==> flow/design.v <==
module multiplier_logic (
    input  wire        clk,
    input  wire        rst_n,
    input  wire [15:0] a,
    input  wire [15:0] b,
    output reg  [31:0] y
);
     reg[15:0] a_r1,a_r2,a_r3;
     reg[15:0] b_r1,b_r2,b_r3;
    wire [31:0] pp [0:15];
    assign pp[0] = b[0] ? (a << 0) : 32'd0;
    assign pp[1] = b[1] ? (a << 1) : 32'd0;
    assign pp[2] = b[2] ? (a << 2) : 32'd0;
    assign pp[3] = b[3] ? (a << 3) : 32'd0;
    assign pp[4] = b[4] ? (a << 4) : 32'd0;
    assign pp[5] = b[5] ? (a << 5) : 32'd0;
    assign pp[6] = b[6] ? (a << 6) : 32'd0;
    assign pp[7] = b[7] ? (a << 7) : 32'd0;
	 assign pp[8] = b[8] ? (a << 8) : 32'd0;
    assign pp[9] = b[9] ? (a << 9) : 32'd0;
    assign pp[10] = b[10] ? (a << 10) : 32'd0;
    assign pp[11] = b[11] ? (a << 11) : 32'd0;
    assign pp[12] = b[12] ? (a << 12) : 32'd0;
	 assign pp[13] = b[13] ? (a << 13) : 32'd0;
    assign pp[14] = b[14] ? (a << 14) : 32'd0;
    assign pp[15] = b[15] ? (a << 15) : 32'd0;
	 reg [31:0] s1_0, s1_1, s1_2, s1_3, s1_4, s1_5, s1_6, s1_7;
    reg [31:0] s2_0, s2_1, s2_2, s2_3;
    reg [31:0] s3_0, s3_1;
    reg [31:0] s4;
    always @(posedge clk) begin
        if (!rst_n) begin
		  a_r1 <= 32'd0;a_r2 <= 32'd0;a_r3<= 32'd0;
		  b_r1 <= 32'd0;b_r2 <= 32'd0;b_r3<= 32'd0;
		      s1_0 <= 32'd0;
				s1_1 <= 32'd0;
				s1_2 <= 32'd0;
				s1_3 <= 32'd0;
				s1_4 <= 32'd0;
				s1_5 <= 32'd0;
				s1_6 <= 32'd0;
				s1_7 <= 32'd0;
				s2_0 <= 32'd0;
				s2_1 <= 32'd0;
				s2_2 <= 32'd0;
				s2_3 <= 32'd0;
				s3_0 <= 32'd0;
				s3_1 <= 32'd0;
            y  <= 32'd0;
            s4 <= 32'd0;
        end else begin
		     a_r1<=a;
           a_r2<=a_r1; 
           a_r3<=a_r2; 
			  b_r1<=b;
			  b_r2<=b_r1;
			  b_r3<=b_r2;
            s1_0 <= pp[0] + pp[1];
            s1_1 <= pp[2] + pp[3];
            s1_2 <= pp[4] + pp[5];
            s1_3 <= pp[6] + pp[7];
            s1_4 <= pp[8] + pp[9];
            s1_5 <= pp[10] + pp[11];
            s1_6 <= pp[12] + pp[13];
            s1_7 <= pp[14] + pp[15];
            s2_0 <= s1_0 + s1_1;
            s2_1 <= s1_2 + s1_3;
            s2_2 <= s1_4 + s1_5;
            s2_3 <= s1_6 + s1_7;
				s3_0  <= s2_0 + s2_1;
				s3_1  <= s2_2 + s2_3;
				s4    <= s3_0 + s3_1; 
            y  <= s4;
        end
    end
endmodule
Appendix: tool output

From RTL to reports: multiplier_logic
Tool output for the design above before and after an edit, in the order of the flow.
Lines under "before" count in the file above, lines under "after" in the edited file.
"diff": "after" minus "before" as printed here. "change_rel_pct": 100 x difference / "before".
{"block": "inputs", "top": "multiplier_logic", "clk_port": "clk", "library": "sky130hd", "corner": "tt_025C_1v80"}

The edit
Unified diff, file above to edited file.
The edit is scripted: it alters the design's behaviour and was not made to optimise anything.
begin of diff
@@ -62,5 +62,5 @@
             s1_4 <= pp[8] + pp[9];
             s1_5 <= pp[10] + pp[11];
-            s1_6 <= pp[12] + pp[13];
+            s1_6 <= pp[12] - pp[13];
             s1_7 <= pp[14] + pp[15];
             s2_0 <= s1_0 + s1_1;
end of diff

Word level
Counts by Yosys on the flattened word-level netlist (proc, flatten, opt, wreduce; memories kept). Register bits leave out memories and registers merged into their read ports (data or address); mux counts leave out enables and synchronous resets folded into registers. Print and check cells are left out. Cells with the same type and inputs are merged into one.
{"block": "classes", "item": "muxes", "before": 16, "after": 16, "diff": 0, "change_rel_pct": 0.00}
{"block": "classes", "item": "addsub", "before": 15, "after": 15, "diff": 0, "change_rel_pct": 0.00}
{"block": "ops", "cell": "32-bit adder", "before": 15, "after": 14, "diff": -1, "change_rel_pct": -6.67}
{"block": "ops", "cell": "32-bit subtractor", "before": 0, "after": 1, "diff": 1}
{"block": "ops", "cell": "16-bit 2-to-1 mux", "before": 1, "after": 1, "diff": 0, "change_rel_pct": 0.00}
{"block": "ops", "cell": "17-bit 2-to-1 mux", "before": 1, "after": 1, "diff": 0, "change_rel_pct": 0.00}
{"block": "ops", "cell": "18-bit 2-to-1 mux", "before": 1, "after": 1, "diff": 0, "change_rel_pct": 0.00}
{"block": "ops", "cell": "19-bit 2-to-1 mux", "before": 1, "after": 1, "diff": 0, "change_rel_pct": 0.00}
{"block": "ops", "cell": "20-bit 2-to-1 mux", "before": 1, "after": 1, "diff": 0, "change_rel_pct": 0.00}
{"block": "ops", "cell": "21-bit 2-to-1 mux", "before": 1, "after": 1, "diff": 0, "change_rel_pct": 0.00}
{"block": "ops", "cell": "22-bit 2-to-1 mux", "before": 1, "after": 1, "diff": 0, "change_rel_pct": 0.00}
{"block": "ops", "cell": "23-bit 2-to-1 mux", "before": 1, "after": 1, "diff": 0, "change_rel_pct": 0.00}
{"block": "ops", "cell": "24-bit 2-to-1 mux", "before": 1, "after": 1, "diff": 0, "change_rel_pct": 0.00}
{"block": "ops", "cell": "25-bit 2-to-1 mux", "before": 1, "after": 1, "diff": 0, "change_rel_pct": 0.00}
{"block": "ops", "cell": "26-bit 2-to-1 mux", "before": 1, "after": 1, "diff": 0, "change_rel_pct": 0.00}
{"block": "ops", "cell": "27-bit 2-to-1 mux", "before": 1, "after": 1, "diff": 0, "change_rel_pct": 0.00}
{"block": "ops", "cell": "28-bit 2-to-1 mux", "before": 1, "after": 1, "diff": 0, "change_rel_pct": 0.00}
{"block": "ops", "cell": "29-bit 2-to-1 mux", "before": 1, "after": 1, "diff": 0, "change_rel_pct": 0.00}
{"block": "ops", "cell": "30-bit 2-to-1 mux", "before": 1, "after": 1, "diff": 0, "change_rel_pct": 0.00}
{"block": "ops", "cell": "31-bit 2-to-1 mux", "before": 1, "after": 1, "diff": 0, "change_rel_pct": 0.00}
{"block": "bits", "item": "inputBits", "before": 34, "after": 34, "diff": 0, "change_rel_pct": 0.00}
{"block": "bits", "item": "ff_bits", "before": 512, "after": 512, "diff": 0, "change_rel_pct": 0.00}
{"block": "bits", "item": "wordCells", "before": 47, "after": 47, "diff": 0, "change_rel_pct": 0.00}

Longest topological paths
Longest topological path by Yosys (ltp), each cell counted once; first at word level (registers and memories cut), then after technology mapping (sequential cells cut; the memories' decode and read muxes count).
{"block": "logic_depth", "item": "ltp_word", "before": 2, "after": 2, "diff": 0, "change_rel_pct": 0.00}
{"block": "logic_depth", "item": "ABC_AREA", "before": "0", "after": "0"}
{"block": "logic_depth", "item": "depth_mapped", "before": 11, "after": 12, "diff": 1, "change_rel_pct": 9.09}
{"block": "logic_depth", "item": "mapped_depth_nobuf", "before": 10, "after": 10, "diff": 0, "change_rel_pct": 0.00}

Synthesis result
The flow's flattened synthesis, as Yosys stat reports it; memories are mapped. The netlist is that of the ABC_AREA named above (0 if unset); the other value can give another one.
{"block": "types", "type": "sky130_fd_sc_hd__nand2_1", "before": 131, "after": 158, "diff": 27, "change_rel_pct": 20.61}
{"block": "types", "type": "sky130_fd_sc_hd__nor2_1", "before": 271, "after": 245, "diff": -26, "change_rel_pct": -9.59}
{"block": "types", "type": "sky130_fd_sc_hd__a21o_1", "before": 71, "after": 92, "diff": 21, "change_rel_pct": 29.58}
{"block": "types", "type": "sky130_fd_sc_hd__and2_1", "before": 335, "after": 318, "diff": -17, "change_rel_pct": -5.07}
{"block": "types", "type": "sky130_fd_sc_hd__xor2_1", "before": 82, "after": 67, "diff": -15, "change_rel_pct": -18.29}
{"block": "types", "type": "sky130_fd_sc_hd__clkbuf_1", "before": 69, "after": 83, "diff": 14, "change_rel_pct": 20.29}
{"block": "types", "type": "sky130_fd_sc_hd__mux2i_1", "before": 13, "after": 27, "diff": 14, "change_rel_pct": 107.69}
{"block": "types", "type": "sky130_fd_sc_hd__nand3_1", "before": 37, "after": 48, "diff": 11, "change_rel_pct": 29.73}
{"block": "types", "type": "sky130_fd_sc_hd__nor3b_1", "before": 11, "after": 22, "diff": 11, "change_rel_pct": 100.00}
{"block": "types", "type": "sky130_fd_sc_hd__nor3_1", "before": 40, "after": 50, "diff": 10, "change_rel_pct": 25.00}
{"block": "types", "type": "sky130_fd_sc_hd__or3_1", "before": 5, "after": 15, "diff": 10, "change_rel_pct": 200.00}
{"block": "types", "type": "sky130_fd_sc_hd__a21oi_1", "before": 179, "after": 170, "diff": -9, "change_rel_pct": -5.03}
{"block": "types", "type": "sky130_fd_sc_hd__and3_1", "before": 29, "after": 20, "diff": -9, "change_rel_pct": -31.03}
{"block": "types", "type": "sky130_fd_sc_hd__o21ai_0", "before": 118, "after": 126, "diff": 8, "change_rel_pct": 6.78}
{"block": "types", "type": "sky130_fd_sc_hd__xnor2_1", "before": 91, "after": 83, "diff": -8, "change_rel_pct": -8.79}
{"block": "types", "type": "sky130_fd_sc_hd__a211oi_1", "before": 42, "after": 34, "diff": -8, "change_rel_pct": -19.05}
{"block": "types", "type": "sky130_fd_sc_hd__nor2b_1", "before": 20, "after": 28, "diff": 8, "change_rel_pct": 40.00}
{"block": "types", "type": "sky130_fd_sc_hd__inv_1", "before": 70, "after": 64, "diff": -6, "change_rel_pct": -8.57}
The list need not be complete.
{"block": "synth_totals", "item": "seq_area_um2", "before": 6826.5, "after": 6866.6, "diff": 40.1, "change_rel_pct": 0.59}
{"block": "synth_totals", "item": "ff_cells", "before": 341, "after": 343, "diff": 2, "change_rel_pct": 0.59}
{"block": "synth_totals", "item": "buf_cells", "before": 76, "after": 89, "diff": 13, "change_rel_pct": 17.11}
{"block": "synth_totals", "item": "cell_count", "before": 2475, "after": 2546, "diff": 71, "change_rel_pct": 2.87}
{"block": "synth_totals", "item": "yosys_area_um2", "before": 21020.2, "after": 21609.5, "diff": 589.3, "change_rel_pct": 2.80}

Path before layout
OpenSTA on the mapped netlist: ideal clock, no wires. The path of least setup slack (recovery checks aside). Input and output delay are each 20% of the period. Register names are those of the netlist, which keeps one name where synthesis merged equal registers.
{"block": "synth_timing", "item": "path_type", "before": "in2reg", "after": "in2reg"}
{"block": "synth_timing", "item": "start", "before": "in b[12]", "after": "in a[0]"}
{"block": "synth_timing", "item": "end", "before": "reg s1_6[29]", "after": "reg s1_7[29]"}
{"block": "synth_timing", "item": "stages", "before": 11, "after": 11, "diff": 0, "change_rel_pct": 0.00}
{"block": "synth_timing", "item": "setup_slack_ps", "before": 1199, "after": 1132, "diff": -67}
{"block": "synth_timing", "item": "in_delay_ps", "before": 900, "after": 900, "diff": 0, "change_rel_pct": 0.00}
{"block": "synth_timing", "item": "arrival_time_ps", "before": 3185, "after": 3306, "diff": 121, "change_rel_pct": 3.80}
{"block": "synth_timing", "item": "setup_ps", "before": 115, "after": 62, "diff": -53}
{"block": "synth_timing", "item": "period_ps", "before": 4500, "after": 4500, "diff": 0, "change_rel_pct": 0.00}
{"block": "synth_timing", "item": "path_delay_ps", "before": 2400, "after": 2468, "diff": 68, "change_rel_pct": 2.83}
{"block": "synth_timing", "item": "period_less_setup_slack_ps", "before": 3301, "after": 3368, "diff": 67, "change_rel_pct": 2.03}
"path_delay_ps" = arrival - input delay + setup time.
"stages": output pins that drive a net of the path, with the launching flip-flop's if there is one; two outputs of one cell count as two.
"period_less_setup_slack_ps" = period - worst setup slack (recovery checks aside). The figure is calculated, with input and output delays left at 20% of the set period.
Between the ends stands the longest chain of elaborated cells between them, by number of cells; it is not shown to be the way that was timed. Of several equally long chains one is given.
Each line given opens the expression or statement behind the cell; cells for indexed reads and writes are added by Yosys, which also makes memories of some case tables.
{"block": "synth_between_before", "cell_sequence": "sky130_fd_sc_hd__clkbuf_1 sky130_fd_sc_hd__and2_1 sky130_fd_sc_hd__ha_1 sky130_fd_sc_hd__fa_1 sky130_fd_sc_hd__a211oi_1 sky130_fd_sc_hd__o21bai_1 sky130_fd_sc_hd__a31oi_1 sky130_fd_sc_hd__o31ai_1 sky130_fd_sc_hd__o41ai_1 sky130_fd_sc_hd__o21ai_0 sky130_fd_sc_hd__and3_1", "elab_chain_len": 2, "cells_between": 2, "cone_lines": 2, "classes_between": "add/sub: 1; mux: 1"}
{"block": "synth_rtl_before", "item": "from (decl)", "line": 5, "rtl": "input  wire [15:0] b,"}
{"block": "synth_rtl_before", "item": "28-bit 2-to-1 mux", "line": 23, "rtl": "assign pp[12] = b[12] ? (a << 12) : 32'd0;"}
{"block": "synth_rtl_before", "item": "32-bit adder", "line": 64, "rtl": "s1_6 <= pp[12] + pp[13];"}
{"block": "synth_rtl_before", "item": "to (assign)", "line": 41, "rtl": "s1_6 <= 32'd0;"}
{"block": "synth_rtl_before", "item": "to (assign)", "line": 64}
{"block": "synth_rtl_before", "item": "to (decl)", "line": 27, "rtl": "reg [31:0] s1_0, s1_1, s1_2, s1_3, s1_4, s1_5, s1_6, s1_7;"}
{"block": "synth_between_after", "cell_sequence": "sky130_fd_sc_hd__clkbuf_1 sky130_fd_sc_hd__and2_1 sky130_fd_sc_hd__ha_1 sky130_fd_sc_hd__fa_1 sky130_fd_sc_hd__a21o_1 sky130_fd_sc_hd__a21oi_1 sky130_fd_sc_hd__o21bai_1 sky130_fd_sc_hd__a211oi_1 sky130_fd_sc_hd__a21oi_1 sky130_fd_sc_hd__or4_1 sky130_fd_sc_hd__nand3_1", "elab_chain_len": 2, "cells_between": 3, "cone_lines": 3, "classes_between": "add/sub: 1; mux: 2"}
{"block": "synth_rtl_after", "item": "from (decl)", "line": 4, "rtl": "input  wire [15:0] a,"}
{"block": "synth_rtl_after", "item": "30-bit 2-to-1 mux", "line": 25, "rtl": "assign pp[14] = b[14] ? (a << 14) : 32'd0;"}
{"block": "synth_rtl_after", "item": "32-bit adder", "line": 65, "rtl": "s1_7 <= pp[14] + pp[15];"}
{"block": "synth_rtl_after", "item": "to (assign)", "line": 42, "rtl": "s1_7 <= 32'd0;"}
{"block": "synth_rtl_after", "item": "to (assign)", "line": 65}
{"block": "synth_rtl_after", "item": "to (decl)", "line": 27, "rtl": "reg [31:0] s1_0, s1_1, s1_2, s1_3, s1_4, s1_5, s1_6, s1_7;"}

Worst path after layout
From the final timing report of each run of pair 1: the path of least setup slack in the routed layout; clock arrival at registers is part of the times.
The report prints the path's times to 10 ps; the period is as set.
{"block": "layout_timing", "item": "path_type", "before": "in2reg", "after": "in2reg"}
{"block": "layout_timing", "item": "start", "before": "in a[1]", "after": "in a[1]"}
{"block": "layout_timing", "item": "end", "before": "reg s1_6[27]", "after": "reg s1_2[19]"}
{"block": "layout_timing", "item": "in_delay_ps", "before": 760, "after": 760, "diff": 0, "change_rel_pct": 0.00}
{"block": "layout_timing", "item": "setup_ps", "before": 130, "after": 70, "diff": -60}
{"block": "layout_timing", "item": "setup_slack_ps", "before": 470, "after": 480, "diff": 10}
{"block": "layout_timing", "item": "period_ps", "before": 3820, "after": 3820, "diff": 0, "change_rel_pct": 0.00}
{"block": "layout_timing", "item": "arrival_time_ps", "before": 3790, "after": 3820, "diff": 30, "change_rel_pct": 0.79}
{"block": "layout_timing", "item": "stages", "before": 13, "after": 12, "diff": -1, "change_rel_pct": -7.69}
Between the ends stands the longest chain of elaborated cells between them, by number of cells; it is not shown to be the way that was timed. Of several equally long chains one is given.
{"block": "layout_between_before", "cell_sequence": "sky130_fd_sc_hd__clkdlybuf4s50_1 sky130_fd_sc_hd__buf_12 sky130_fd_sc_hd__and2_1 sky130_fd_sc_hd__ha_1 sky130_fd_sc_hd__fa_1 sky130_fd_sc_hd__a211oi_1 sky130_fd_sc_hd__o21bai_1 sky130_fd_sc_hd__a31oi_1 sky130_fd_sc_hd__o31ai_1 sky130_fd_sc_hd__o41ai_1 sky130_fd_sc_hd__buf_4 sky130_fd_sc_hd__xnor2_1 sky130_fd_sc_hd__nor2_1", "elab_chain_len": 2, "cells_between": 3, "cone_lines": 3, "classes_between": "add/sub: 1; mux: 2"}
{"block": "layout_rtl_before", "item": "from (decl)", "line": 4, "rtl": "input  wire [15:0] a,"}
{"block": "layout_rtl_before", "item": "28-bit 2-to-1 mux", "line": 23, "rtl": "assign pp[12] = b[12] ? (a << 12) : 32'd0;"}
{"block": "layout_rtl_before", "item": "32-bit adder", "line": 64, "rtl": "s1_6 <= pp[12] + pp[13];"}
{"block": "layout_rtl_before", "item": "to (assign)", "line": 41, "rtl": "s1_6 <= 32'd0;"}
{"block": "layout_rtl_before", "item": "to (assign)", "line": 64}
{"block": "layout_rtl_before", "item": "to (decl)", "line": 27, "rtl": "reg [31:0] s1_0, s1_1, s1_2, s1_3, s1_4, s1_5, s1_6, s1_7;"}
{"block": "layout_between_after", "cell_sequence": "sky130_fd_sc_hd__clkdlybuf4s50_1 sky130_fd_sc_hd__buf_12 sky130_fd_sc_hd__and2_1 sky130_fd_sc_hd__ha_1 sky130_fd_sc_hd__fa_1 sky130_fd_sc_hd__a21oi_1 sky130_fd_sc_hd__o21bai_1 sky130_fd_sc_hd__a211oi_1 sky130_fd_sc_hd__nor3_1 sky130_fd_sc_hd__a311oi_1 sky130_fd_sc_hd__o2bb2ai_1 sky130_fd_sc_hd__mux2i_1", "elab_chain_len": 2, "cells_between": 3, "cone_lines": 3, "classes_between": "add/sub: 1; mux: 2"}
{"block": "layout_rtl_after", "item": "from (decl)", "line": 4, "rtl": "input  wire [15:0] a,"}
{"block": "layout_rtl_after", "item": "20-bit 2-to-1 mux", "line": 15, "rtl": "assign pp[4] = b[4] ? (a << 4) : 32'd0;"}
{"block": "layout_rtl_after", "item": "32-bit adder", "line": 60, "rtl": "s1_2 <= pp[4] + pp[5];"}
{"block": "layout_rtl_after", "item": "to (assign)", "line": 37, "rtl": "s1_2 <= 32'd0;"}
{"block": "layout_rtl_after", "item": "to (assign)", "line": 60}
{"block": "layout_rtl_after", "item": "to (decl)", "line": 27, "rtl": "reg [31:0] s1_0, s1_1, s1_2, s1_3, s1_4, s1_5, s1_6, s1_7;"}

Layout results
Both versions went through the flow (Yosys, OpenROAD) with the same settings in each pair. Constraints: input delay and output delay 20% of the set period each, output load 0.01 pF.
{"block": "flow_settings_pair_1", "period_ns": 3.82, "CAP_MARGIN": 20, "CORE_MARGIN": 2, "CORE_UTILIZATION": 40, "SLEW_MARGIN": 20}
{"block": "measured_pair_1", "item": "yosys.chip_area_um2", "before": 21020.2, "after": 21609.5, "diff": 589.3, "change_rel_pct": 2.80}
{"block": "measured_pair_1", "item": "timing.setup.ws_ps", "before": 471, "after": 481, "diff": 10}
{"block": "measured_pair_1", "item": "util_pct", "before": 46.9, "after": 47.3, "diff": 0.4}
{"block": "measured_pair_1", "item": "post_route_stdcell_area_um2", "before": 24521.0, "after": 25341.8, "diff": 820.8, "change_rel_pct": 3.35}
{"block": "measured_pair_1", "item": "hold_worst_slack_ps", "before": 428, "after": 429, "diff": 1}
{"block": "measured_pair_1", "item": "final_power_w", "before": 0.010381, "after": 0.010782, "diff": 0.000401, "change_rel_pct": 3.86}
{"block": "measured_pair_1", "item": "final_die_area_um2", "before": 54400.9, "after": 55899.1, "diff": 1498.2, "change_rel_pct": 2.75}
{"block": "measured_pair_1", "item": "tns_setup_ps", "before": 0, "after": 0, "diff": 0}
{"block": "flow_settings_pair_2", "ABC_AREA": 0, "CORE_ASPECT_RATIO": 1.72, "CORE_UTILIZATION": 37, "CTS_CLUSTER_DIAMETER": 57, "CTS_CLUSTER_SIZE": 38, "GPL_TIMING_DRIVEN": 0, "MAX_ROUTING_LAYER": "met5", "MIN_ROUTING_LAYER": "met1", "PLACE_DENSITY_LB_ADDON": 0.1, "SETUP_SLACK_MARGIN": 0.45, "period_ns": 2.26, "CAP_MARGIN": 20, "CORE_MARGIN": 2, "SLEW_MARGIN": 20}
{"block": "measured_pair_2", "item": "yosys.chip_area_um2", "before": 21020.2, "after": 21609.5, "diff": 589.3, "change_rel_pct": 2.80}
{"block": "measured_pair_2", "item": "timing.setup.ws_ps", "before": -106, "after": -204, "diff": -98}
{"block": "measured_pair_2", "item": "util_pct", "before": 53.0, "after": 51.5, "diff": -1.5}
{"block": "measured_pair_2", "item": "post_route_stdcell_area_um2", "before": 29768.6, "after": 29823.6, "diff": 55.0, "change_rel_pct": 0.18}
{"block": "measured_pair_2", "item": "hold_worst_slack_ps", "before": 176, "after": 186, "diff": 10}
{"block": "measured_pair_2", "item": "final_power_w", "before": 0.016943, "after": 0.017796, "diff": 0.000853, "change_rel_pct": 5.03}
{"block": "measured_pair_2", "item": "final_die_area_um2", "before": 58804.4, "after": 60424.3, "diff": 1619.9, "change_rel_pct": 2.75}
{"block": "measured_pair_2", "item": "tns_setup_ps", "before": -674, "after": -1341, "diff": -667}
"final_power_w": no workload was simulated; the value follows from the tool's default switching activity.
